==> flow/design.v <==
module flappy_core(
	input clk,
	input resetn,
	input go,
	input stop,
	input jump,
	input [1:0] sw,
	output [7:0] x,
	output [6:0] y,
	output [2:0] colour,
	output [7:0] HEX0,
	output [7:0] HEX1,
	output [7:0] HEX2,
	output [7:0] HEX3,
	output [14:0] LEDR
	);
	 wire [27:0] score;
	 wire [3:0] score_thousands;
	 wire [3:0] score_hundreds;
	 wire [3:0] score_tens;
	 wire [3:0] score_ones;
    wire [1112:0] draw;
    wire [27:0] rate;
	 wire [15:0] counter;
    wire start, move, lose;
    control c(
	.clk(clk),
	.go(go),
	.stop(stop),
   .start(start),
	.resetn(resetn),
	.move(move),
	.lose(lose)
	);
    datapath d(
	.clk(clk),
	.start(start),
	.move(move),
	.jump(jump),
	.rate(rate),
	.resetn(resetn),
	.draw(draw),
	.LEDR(LEDR[14:0]),
	.score(score),
	.lose(lose)
	);
    display d0(
	.floor(draw),
	.clk(clk),
	.resetn(resetn),
	.x(x),
	.y(y),
	.colour(colour),
	.counter(counter)
	);
	difficultySwitch diffSw(
		.sel(sw),
		.rate(rate)
	);
	bcd b0(
		.number(score[13:0]),
		.thousands(score_thousands),
		.hundreds(score_hundreds),
		.tens(score_tens),
		.ones(score_ones)
	);
	hex_display h0(
		.IN(score_ones),
		.OUT(HEX0)
	);
	hex_display h1(
		.IN(score_tens),
		.OUT(HEX1)
	);
	hex_display h2(
		.IN(score_hundreds),
		.OUT(HEX2)
	);
	 hex_display h3(
		.IN(score_thousands),
		.OUT(HEX3)
	);
endmodule
module difficultySwitch(
	input [1:0] sel,
	output reg [27:0] rate
	);
	always @(*) begin
		case(sel)
			2'b00: rate = 28'd150;  
			2'b01: rate = 28'd100;  
			2'b10: rate = 28'd80;   
			2'b11: rate = 28'd1500;  
		endcase
	end
endmodule
module control(
	input clk,
	input go,
	input stop,
	input resetn,
	input lose,
	output reg start,
	output reg move
	);
	reg [5:0] cur, next;
	localparam S_READY = 5'd0,
		  S_READY_WAIT = 5'd1,
		  S_MOVE  = 5'd2,
		  S_STOP  = 5'd3;
	always@(*)
	begin: state_table
		case (cur)
			S_READY: next = go ? S_READY_WAIT : S_READY;
			S_READY_WAIT: next = S_MOVE;
			S_MOVE: next = stop ? S_STOP : (lose ? S_READY : S_MOVE);
			S_STOP: next = S_READY;
			default: next = S_READY;
		endcase
	end
	always @(*)
	begin: enable_signals
		start = 1'b0;
		move = 1'b0;
		case (cur) 
			S_READY: begin 
				start = 1'b1;
			end
			S_MOVE: begin 
				move = 1'b1;
			end
			default: begin
			end
		endcase	
	end
	always@(posedge clk) 
	begin: state_FFs
		if (!resetn)
			cur <= S_READY;
		else 
			cur <= next;
	end
endmodule
module datapath (
    input clk,
    input start,
    input move,
    input jump,
	 input [27:0] rate,	
	input resetn,
	output [14:0] LEDR,
	output reg [27:0] score,
	output reg [1112:0] draw,
	output reg lose
    );
    reg [27:0] count;
	 reg [2:0] count2;
	reg [1112:0] obstacles;
    reg [6:0] height;
	reg [4:0] start_falling;
    reg going_up;
	 parameter gap = 7'b0000000;
	 parameter big_gap = {12{gap}};
    always@(posedge clk) begin
		if (!resetn) begin
			count <= rate;
			count2 <= 2'd3;
        	height <= 7'd40;
			going_up <= 1'b1;
			lose <= 1'b0;
			draw <= 1112'b0;
			obstacles[1105:0] <= {7'd35, big_gap, 7'd40, big_gap, 7'd20, big_gap, 7'd30, big_gap, 7'd45, big_gap, 7'd25, big_gap, 7'd35, big_gap, 7'd10};
			score <= 13'b0;
			start_falling <= 5'b0;
		end
        else if (start) begin
        	count <= rate;
        	height <= 7'd40;
         draw <= 1112'b0;
			obstacles[1105:0] <= {7'd35, big_gap, 7'd40, big_gap, 7'd20, big_gap, 7'd30, big_gap, 7'd45, big_gap, 7'd25, big_gap, 7'd35, big_gap, 7'd10};
			going_up <= 1'b1;
			score <= 13'b0;
			lose <= 1'b0;
			count2 <= 2'd3;
        end
		else begin
            if (count == 28'b0) begin
                count <= rate;
				score = score + 1;
				if (count2 == 1'b0) begin
					draw = draw << 7;
					draw[6:0] = obstacles[1105:1099];
					obstacles[1105:0] = {obstacles[1098:0], obstacles[1105:1099]};
					count2 = 2'd3;
				end else
					count2 = count2 - 1;
				if (height == 7'd0) 
					lose <= 1'b1;
				if (height == 7'd80) 
					lose <= 1'b1;
				if (draw[1105:1099] != 7'b0 && (height < draw[1105:1099] || height > draw[1105:1099] + 7'd24))
					lose <= 1'b1;
				if (jump) begin
					start_falling = 5'b1111;
					going_up = 1'b1;			
					end
				else if (start_falling > 0)
					start_falling = start_falling - 1;
				else 
					going_up = 1'b0;
				if (going_up)
					height = height + 1;
				else
					height = height -1;
				draw[1112:1106] = height;
				end
            else
				count <= count - 1;
        end
    end
    assign LEDR[5:0] = 6'b0;
    assign LEDR[7] = 1'b0;
    assign LEDR[6] = going_up;
    assign LEDR[14:8] = height;
endmodule
module display (
    input [1112:0] floor,
    input clk,
	 input resetn,
    output reg [7:0] x,
    output reg [6:0] y,
    output reg [2:0] colour,
	 output reg [15:0] counter
    );
   reg [7:0] x_init;
   reg [8:0] y_init;
	reg [8:0] runner_count;
	reg [6:0] runner_height;
	reg [1112:0] local_draw;
	reg [7:0] y_pixel;
	reg [7:0] pipe_height;  
	reg [8:0] count;
    always@(posedge clk) begin
		if (!resetn) begin
			x_init <= 8'd2;
			y_init <= 9'd84;		
			counter <= 15'b0;
			local_draw <= floor;
			count <= 8'd0;			
		end
		else begin
			if (counter < 15'd12800) begin
				if (counter < 15'd160) begin
					if (counter < 15'd80) 
						x <= 8'd0;
					else 
						x <= 8'd1;
					runner_count = counter % 80;
					y = y_init - runner_count;
					runner_height = floor[1112:1106];
					if (runner_count == 7'd0)
						colour = 3'b011;
					else if (runner_count < runner_height || runner_count > runner_height + 3)
						colour = 3'b011;
					else 
						colour = 3'b100;
				end 
				else begin
					count = (counter-160) % 320;
					if (count < 80)
						x <= x_init;
					else if (count < 160)
						x <= x_init + 1;
					else if (count < 240)
						x <= x_init + 2;
					else if (count < 320)
						x <= x_init + 3;
					y_pixel = count % 80;
					y <= y_init - y_pixel;
					pipe_height = local_draw[1105:1099];
					if (y_pixel < pipe_height || y_pixel > pipe_height + 7'd24)
						colour = 3'b110;
					else 
						colour = 3'b011;
					if (pipe_height == 7'd0) 
						colour = 3'b011;
					if (count == 15'd319) begin
						x_init <= x_init + 4;
						local_draw <= local_draw << 7;
					end
				end
				counter = counter + 1;
			end
			else begin 
				x_init <= 8'd2;
				y_init <= 9'd84;
				counter <= 15'b0;
				local_draw <= floor;
				count <= 8'd0;
			end
		end
	end
endmodule
module hex_display(IN, OUT);
    input [3:0] IN;
	output reg [7:0] OUT;
	always @(*)
	begin
	case(IN[3:0])
		4'b0000: OUT = 7'b1000000;
		4'b0001: OUT = 7'b1111001;
		4'b0010: OUT = 7'b0100100;
		4'b0011: OUT = 7'b0110000;
		4'b0100: OUT = 7'b0011001;
		4'b0101: OUT = 7'b0010010;
		4'b0110: OUT = 7'b0000010;
		4'b0111: OUT = 7'b1111000;
		4'b1000: OUT = 7'b0000000;
		4'b1001: OUT = 7'b0011000;
		4'b1010: OUT = 7'b0001000;
		4'b1011: OUT = 7'b0000011;
		4'b1100: OUT = 7'b1000110;
		4'b1101: OUT = 7'b0100001;
		4'b1110: OUT = 7'b0000110;
		4'b1111: OUT = 7'b0001110;
		default: OUT = 7'b0111111;
	endcase
	end
endmodule
module bcd(number, thousands, hundreds, tens, ones);
   input  [13:0] number;
   output reg [3:0] thousands;
   output reg [3:0] hundreds;
   output reg [3:0] tens;
   output reg [3:0] ones;
   reg [29:0] shift;
   integer i;
   always @(number)
   begin
      shift[29:14] = 0;
      shift[13:0]  = number;
      for (i=0; i<14; i=i+1) begin
         if (shift[17:14] >= 5)
            shift[17:14] = shift[17:14] + 3;
         if (shift[21:18] >= 5)
            shift[21:18] = shift[21:18] + 3;
         if (shift[25:22] >= 5)
            shift[25:22] = shift[25:22] + 3;
		if (shift[29:26] >= 5)
			shift[29:26] = shift[29:26] + 3;
         shift = shift << 1;
      end
	  thousands = shift[29:26];
      hundreds  = shift[25:22];
      tens      = shift[21:18];
      ones      = shift[17:14];
   end
endmodule
---- From RTL to reports: flappy_core ----
The steps from the RTL of flappy_core to its reports follow in flow order.
Lines are those of the file above, counted from 1.
Operators: Yosys type, input widths -> output width; for muxes data width and select width s.
Library cell names are shortened.
Not given: n/a
set-up
  top ..................................... flappy_core
  clock port .............................. clk
  cell library ............................ sky130hd
  timing corner ........................... tt_025C_1v80

---- Elaborated design ----
Yosys after proc, flatten, opt, wreduce and memory -nomap, before mapping. Memory bits, and registers merged into a memory's read port (data or address), are not among the register bits. Print and check cells are not counted.
Memory sizes are those after Yosys's memory passes, which may raise the word count (mostly to a power of two), join words into wider ones and drop unused or constant bits.
cells by class
  $mul .................................... 0
  shift-type cells ........................ 0
  bitwise logic cells ..................... 3
  div/mod/pow operators ................... 3
  reduce/logical cells .................... 24
  add/subtract/negate cells ............... 63
  mux-type cells .......................... 87
  $lt $le $gt $ge ......................... 60
  eq/ne operators ......................... 10
operators by type and width
  cell                   count
  $mux 1106              4
  $mux 1099              4
  $mod 32x9->32 const B  1
  $mod 16x7->32 const B  1
  $mod 9x7->32 const B   1
  $ge 4x3->1 const B     42
  $add 4x2->4 const B    33
  $mux 4                 33
  $pmux 28 s4            1
  $mux 28                3
  $mux 3                 19
  $mux 8                 5
  $add 28x1->28 const B  1
  $sub 28x1->28 const B  1
  $logic_not 28->1       1
  $add 3x2->3 const B    9
  $lt 9x8->1 const B     2
  $pmux 6 s3             1
  $sub 16x8->17 const B  1
  $add 16x1->16 const B  1
  $lt 16x14->1 const B   1
  $lt 16x7->1 const B    1
  $lt 16x8->1 const B    1
  $add 8x2->8 const B    2
  $mux 5                 3
  $sub 7x7->7 const A    2
  $logic_not 7->1        2
  $mux 7                 2
Other operator kinds: 46; their cells: 72.
storage and ports
  flip-flop bits (word level) ............. 3446
  memory bits (read-only) ................. 448
  word width x clocked read ports ......... 0
  memories kept ........................... 4
  cells after elaboration ................. 272
  bits in latches ......................... 0
  bits in writable memories ............... 0
memory list
  memory            words  width  rd ports  wr ports  RTL line  source
  (name not given)  16     7      1         0         309       case(IN[3:0])
  (name not given)  16     7      1         0         309
  (name not given)  16     7      1         0         309
  (name not given)  16     7      1         0         309

---- Depth ----
Longest topological path by Yosys (ltp), each cell counted once; first at word level (registers and memories cut), then after technology mapping (sequential cells cut; the memories' decode and read muxes count).
logic depth
  depth after elaboration ................. 26
  ABC_AREA ................................ 0
  mapped depth ............................ 78
  mapped depth without buffers ............ 75

---- Mapped cells and area ----
Source: synth_stat.txt of the flow (Yosys; design flattened, memories mapped). It holds for the ABC_AREA given above (unset counts as 0); a run with the other value may have another netlist.
synthesis totals
  chip area (Yosys) ....................... 133583.1 um^2
  standard cells after synthesis .......... 15754
  flip-flop cells ......................... 3418
cell types
  type      count  area in all (um^2)
  dfxtp_1   2294   4.59E+04
  edfxtp_1  1124   3.38E+04
  nand2_1   7790   2.92E+04
  a21oi_1   2251   1.13E+04
  clkbuf_1  991    3.72E+03
  ha_1      135    1689.12
  xnor2_1   84     735.706
  nor2_1    166    623.098
  mux2i_1   46     460.442
  nand3_1   79     395.379
  inv_1     99     371.606
  xor2_1    35     306.544
  o21ai_0   48     240.23
  nand2b_1  36     225.216
  nor3_1    38     190.182
  nor2b_1   26     162.656
  a211oi_1  20     150.144
  a21o_1    20     150.144
Other cell types: 98; their cells: 472.
The figures by module come from a second, unflattened synthesis with its own total; it is not the netlist above.
second synthesis, totals
  cell total of the unflattened synthesis .. 16030
  area total of the unflattened synthesis .. 135491.2 um^2
Rows give one instance, submodules left out.
modules
  module            seq. area (um^2)  area (um^2)  instances  cells
  datapath          45683.8           79182.2      1          10090
  display           34192.8           50921.3      1          5207
  bcd               0.0               3876.2       1          540
  hex_display       0.0               279.0        4          37
  difficultySwitch  0.0               259.0        1          34
  control           80.1              136.4        1          11
  flappy_core       0.0               0.0          1          0

---- Timing after synthesis ----
Path of least setup slack by OpenSTA after synthesis, without wires, with an ideal clock, recovery checks aside; 20% of the period is set as input and as output delay. Where synthesis merged equal registers, the netlist keeps one of their names.
timing path post-synthesis
  path type ............................... register -> register
  start point ............................. reg d0.counter[5]
  end point ............................... reg d0.local_draw[0]
  arrival time ............................ 30.600 ns
  driving pins on the path ................ 19
  delay of the path ....................... 32.287 ns
  slack ................................... -12.287 ns
  required time ........................... 18.313 ns
  period .................................. 20.0 ns
  setup time .............................. 1.687 ns
  path buffers ............................ 3
  period reached after synthesis .......... 32.287 ns
"delay of the path" is the arrival time less input delay plus setup time.
"driving pins on the path": output pins that drive a net of the path, with the launching flip-flop's if there is one; two outputs of one cell count as two.
"period reached after synthesis" = period - worst setup slack (recovery checks aside). The figure is calculated, with input and output delays left at 20% of the set period.
The rows between start and end are the longest chain of elaborated cells between them; the timing report does not say that the signal goes this way. Where chains are equally long, one stands for them.
Each line given opens the expression or statement behind the cell; cells for indexed reads and writes are added by Yosys, which also makes memories of some case tables.
At most two assigning lines are given for a register; there are more.
Only ways into the end's enable, where the timed path ends, are counted here.
on the way, post-synthesis
  cell sequence ........................... dfxtp_1 clkbuf_1 inv_1 ha_1 and2b_1 nor2_1 and2_1 buf_2 nor3_1 nor3_1 o31ai_4 o211ai_1 and3_1 buf_2 or4b_2 a21oi_1 a311o_1 o2111a_1 nand2b_1
  cells in the longest elaborated chain ... 5
RTL lines, path post-synthesis
  element           RTL line  source
  from (decl)       233       output reg [15:0] counter
  from (assign)     247       counter <= 15'b0;
  from (assign)     292       counter = counter + 1;
  $sub 16x8->17     269       count = (counter-160) % 320;
  $mod 32x9->32     269
  $eq 9x9->1        287       if (count == 15'd319) begin
  $ne 3x3->1        n/a
  $reduce_and 2->1  n/a
  to (assign)       289       local_draw <= local_draw << 7;
  to (assign)       298       local_draw <= floor;
  to (decl)         239       reg [1112:0] local_draw;

---- Timing after layout ----
From the final timing report of run 1: the path of least setup slack in the routed layout; clock arrival at registers is part of the times.
timing path after layout
  path type ............................... register -> output
  start point ............................. reg (no name shown)
  end point ............................... out HEX2[3]
  required time ........................... 15.28 ns
  output delay ............................ 3.82 ns
  path buffers ............................ 2
  driving pins on the path ................ 73
  arrival time ............................ 13.03 ns
  slack ................................... 2.25 ns
  period .................................. 19.1 ns
The rows between start and end are the longest chain of elaborated cells between them; the timing report does not say that the signal goes this way. Where chains are equally long, one stands for them.
A memory read counts as a cell of the chain, while the word-level depth stops at memories.
on the way, after layout
  cell sequence ........................... dfxtp_4 clkinv_4 ha_4 inv_2 ha_4 a21oi_4 xnor2_2 inv_2 ha_4 and2b_2 o21ai_2 a21oi_4 xnor2_2 ha_2 nor2b_4 nor2_2 nand3_2 and2_4 (+37 left out) xnor2_2 ha_2 nand2b_4 or4b_4 a21o_1 nand3_2 xnor2_2 inv_2 ha_4 nor2b_4 o31ai_4 xnor2_2 buf_4 ha_4 mux2i_1 nor2_1 nor4_4 buf_2
  cells in the longest elaborated chain ... 25
RTL lines, path after layout
  element         RTL line  source
  from (decl)     152
  from (assign)   173
  from (assign)   189
  $add 4x2->4     344       shift[17:14] = shift[17:14] + 3;
  $mux 4          343       if (shift[17:14] >= 5)
  $ge 4x3->1      343
  $mux 4          343
  $ge 4x3->1      343
  $mux 4          343
  $ge 4x3->1      343
  (+11 left out)  n/a
  $ge 4x3->1      343
  $mux 4          343
  $add 4x2->4     344
  $mux 4          343
  $add 4x2->4     346       shift[21:18] = shift[21:18] + 3;
  $mux 4          345       if (shift[21:18] >= 5)
  $mem_v2 16x7    309       case(IN[3:0])
  to (decl)       13        output [7:0] HEX2,

flappy_core through Yosys and OpenROAD on sky130hd: 4 stored runs, unordered, with their settings and measured results. The constraints put input and output delay at 20% of the set period each and load the outputs with 0.01 pF.
"achieved clock period (ns)" is the run's clock period less its worst setup slack. It is reckoned from that one timing run; input and output delays stay at 20% of the period that was set.

Flow files of run 1
==> flow/run.sh <==
#!/bin/bash
# the make line also repeats the synthesis and layout settings of config.mk as NAME=value (left out here)
make -C /OpenROAD-flow-scripts/flow DESIGN_CONFIG=/design/flow/config.mk WORK_HOME=/design/flow/orfs CLKGATE_MAP_FILE= finish
==> flow/config.mk <==
export PLATFORM = sky130hd
export DESIGN_NAME = flappy_core
export DESIGN_NICKNAME = flappy_core
export VERILOG_FILES = /design/flow/design.v
export SDC_FILE = /design/flow/constraint.sdc
export NUM_CORES = 4
export LEC_CHECK = 0
export CAP_MARGIN = 20
export CORE_MARGIN = 2
export CORE_UTILIZATION = 45
export PLACE_DENSITY = 0.6
export SETUP_SLACK_MARGIN = 3.11
export SLEW_MARGIN = 20
==> flow/constraint.sdc <==
create_clock -name core_clock -period 19.1 [get_ports {clk}]
set_input_delay 3.8200 -clock core_clock [delete_from_list [all_inputs] [get_ports {clk}]]
set_output_delay 3.8200 -clock core_clock [all_outputs]
set_load 0.01 [all_outputs]

report of run 1
yosys chip area after synthesis (um^2): 133583.1
finish__design__die__area: 301225.0
finish__design__instance__area__stdcell: 150725.0
finish__design__instance__utilization: 0.5091
finish__timing__setup__ws: 2.249
finish__timing__setup__tns: 0.000
finish__timing__hold__ws: 0.420
achieved clock period (ns): 16.851

Flow files of run 2
==> flow/run.sh <==
#!/bin/bash
# the make line also repeats the synthesis and layout settings of config.mk as NAME=value (left out here)
make -C /OpenROAD-flow-scripts/flow DESIGN_CONFIG=/design/flow/config.mk WORK_HOME=/design/flow/orfs CLKGATE_MAP_FILE= finish
==> flow/config.mk <==
export PLATFORM = sky130hd
export DESIGN_NAME = flappy_core
export DESIGN_NICKNAME = flappy_core
export VERILOG_FILES = /design/flow/design.v
export SDC_FILE = /design/flow/constraint.sdc
export NUM_CORES = 4
export LEC_CHECK = 0
export ABC_AREA = 1
export CAP_MARGIN = 40
export CELL_PAD_IN_SITES_DETAIL_PLACEMENT = 1
export CELL_PAD_IN_SITES_GLOBAL_PLACEMENT = 2
export CORE_ASPECT_RATIO = 1.67
export CORE_MARGIN = 2
export CORE_UTILIZATION = 54
export CTS_CLUSTER_DIAMETER = 43
export CTS_CLUSTER_SIZE = 41
export GPL_ROUTABILITY_DRIVEN = 0
export GPL_TIMING_DRIVEN = 0
export MAX_ROUTING_LAYER = met5
export MIN_ROUTING_LAYER = met2
export PLACE_DENSITY_LB_ADDON = 0.17
export SETUP_SLACK_MARGIN = 3.32
export SLEW_MARGIN = 20
==> flow/constraint.sdc <==
create_clock -name core_clock -period 13.2 [get_ports {clk}]
set_input_delay 2.6400 -clock core_clock [delete_from_list [all_inputs] [get_ports {clk}]]
set_output_delay 2.6400 -clock core_clock [all_outputs]
set_load 0.01 [all_outputs]

report of run 2: did not finish, place, FLW-0024

Flow files of run 3
==> flow/run.sh <==
#!/bin/bash
# the make line also repeats the synthesis and layout settings of config.mk as NAME=value (left out here)
make -C /OpenROAD-flow-scripts/flow DESIGN_CONFIG=/design/flow/config.mk WORK_HOME=/design/flow/orfs CLKGATE_MAP_FILE= finish
==> flow/config.mk <==
export PLATFORM = sky130hd
export DESIGN_NAME = flappy_core
export DESIGN_NICKNAME = flappy_core
export VERILOG_FILES = /design/flow/design.v
export SDC_FILE = /design/flow/constraint.sdc
export NUM_CORES = 4
export LEC_CHECK = 0
export CAP_MARGIN = 35
export CELL_PAD_IN_SITES_DETAIL_PLACEMENT = 2
export CORE_MARGIN = 2
export CORE_UTILIZATION = 54
export CTS_CLUSTER_DIAMETER = 43
export CTS_CLUSTER_SIZE = 24
export PLACE_DENSITY_LB_ADDON = 0.17
export SETUP_SLACK_MARGIN = -0.51
export SLEW_MARGIN = 20
==> flow/constraint.sdc <==
create_clock -name core_clock -period 20.0 [get_ports {clk}]
set_input_delay 4.0000 -clock core_clock [delete_from_list [all_inputs] [get_ports {clk}]]
set_output_delay 4.0000 -clock core_clock [all_outputs]
set_load 0.01 [all_outputs]

report of run 3: did not finish, place, DPL-0033

Flow files of run 4
==> flow/run.sh <==
#!/bin/bash
# the make line also repeats the synthesis and layout settings of config.mk as NAME=value (left out here)
make -C /OpenROAD-flow-scripts/flow DESIGN_CONFIG=/design/flow/config.mk WORK_HOME=/design/flow/orfs CLKGATE_MAP_FILE= finish
==> flow/config.mk <==
export PLATFORM = sky130hd
export DESIGN_NAME = flappy_core
export DESIGN_NICKNAME = flappy_core
export VERILOG_FILES = /design/flow/design.v
export SDC_FILE = /design/flow/constraint.sdc
export NUM_CORES = 4
export LEC_CHECK = 0
export CAP_MARGIN = 20
export CORE_MARGIN = 2
export CORE_UTILIZATION = 45
export PLACE_DENSITY = 0.6
export SLEW_MARGIN = 20
==> flow/constraint.sdc <==
create_clock -name core_clock -period 20.0 [get_ports {clk}]
set_input_delay 4.0000 -clock core_clock [delete_from_list [all_inputs] [get_ports {clk}]]
set_output_delay 4.0000 -clock core_clock [all_outputs]
set_load 0.01 [all_outputs]

report of run 4
yosys chip area after synthesis (um^2): 133583.1
finish__design__die__area: 301225.0
finish__design__instance__area__stdcell: 148303.0
finish__design__instance__utilization: 0.5010
finish__timing__setup__ws: 1.076
finish__timing__setup__tns: 0.000
finish__timing__hold__ws: 0.417
achieved clock period (ns): 18.924
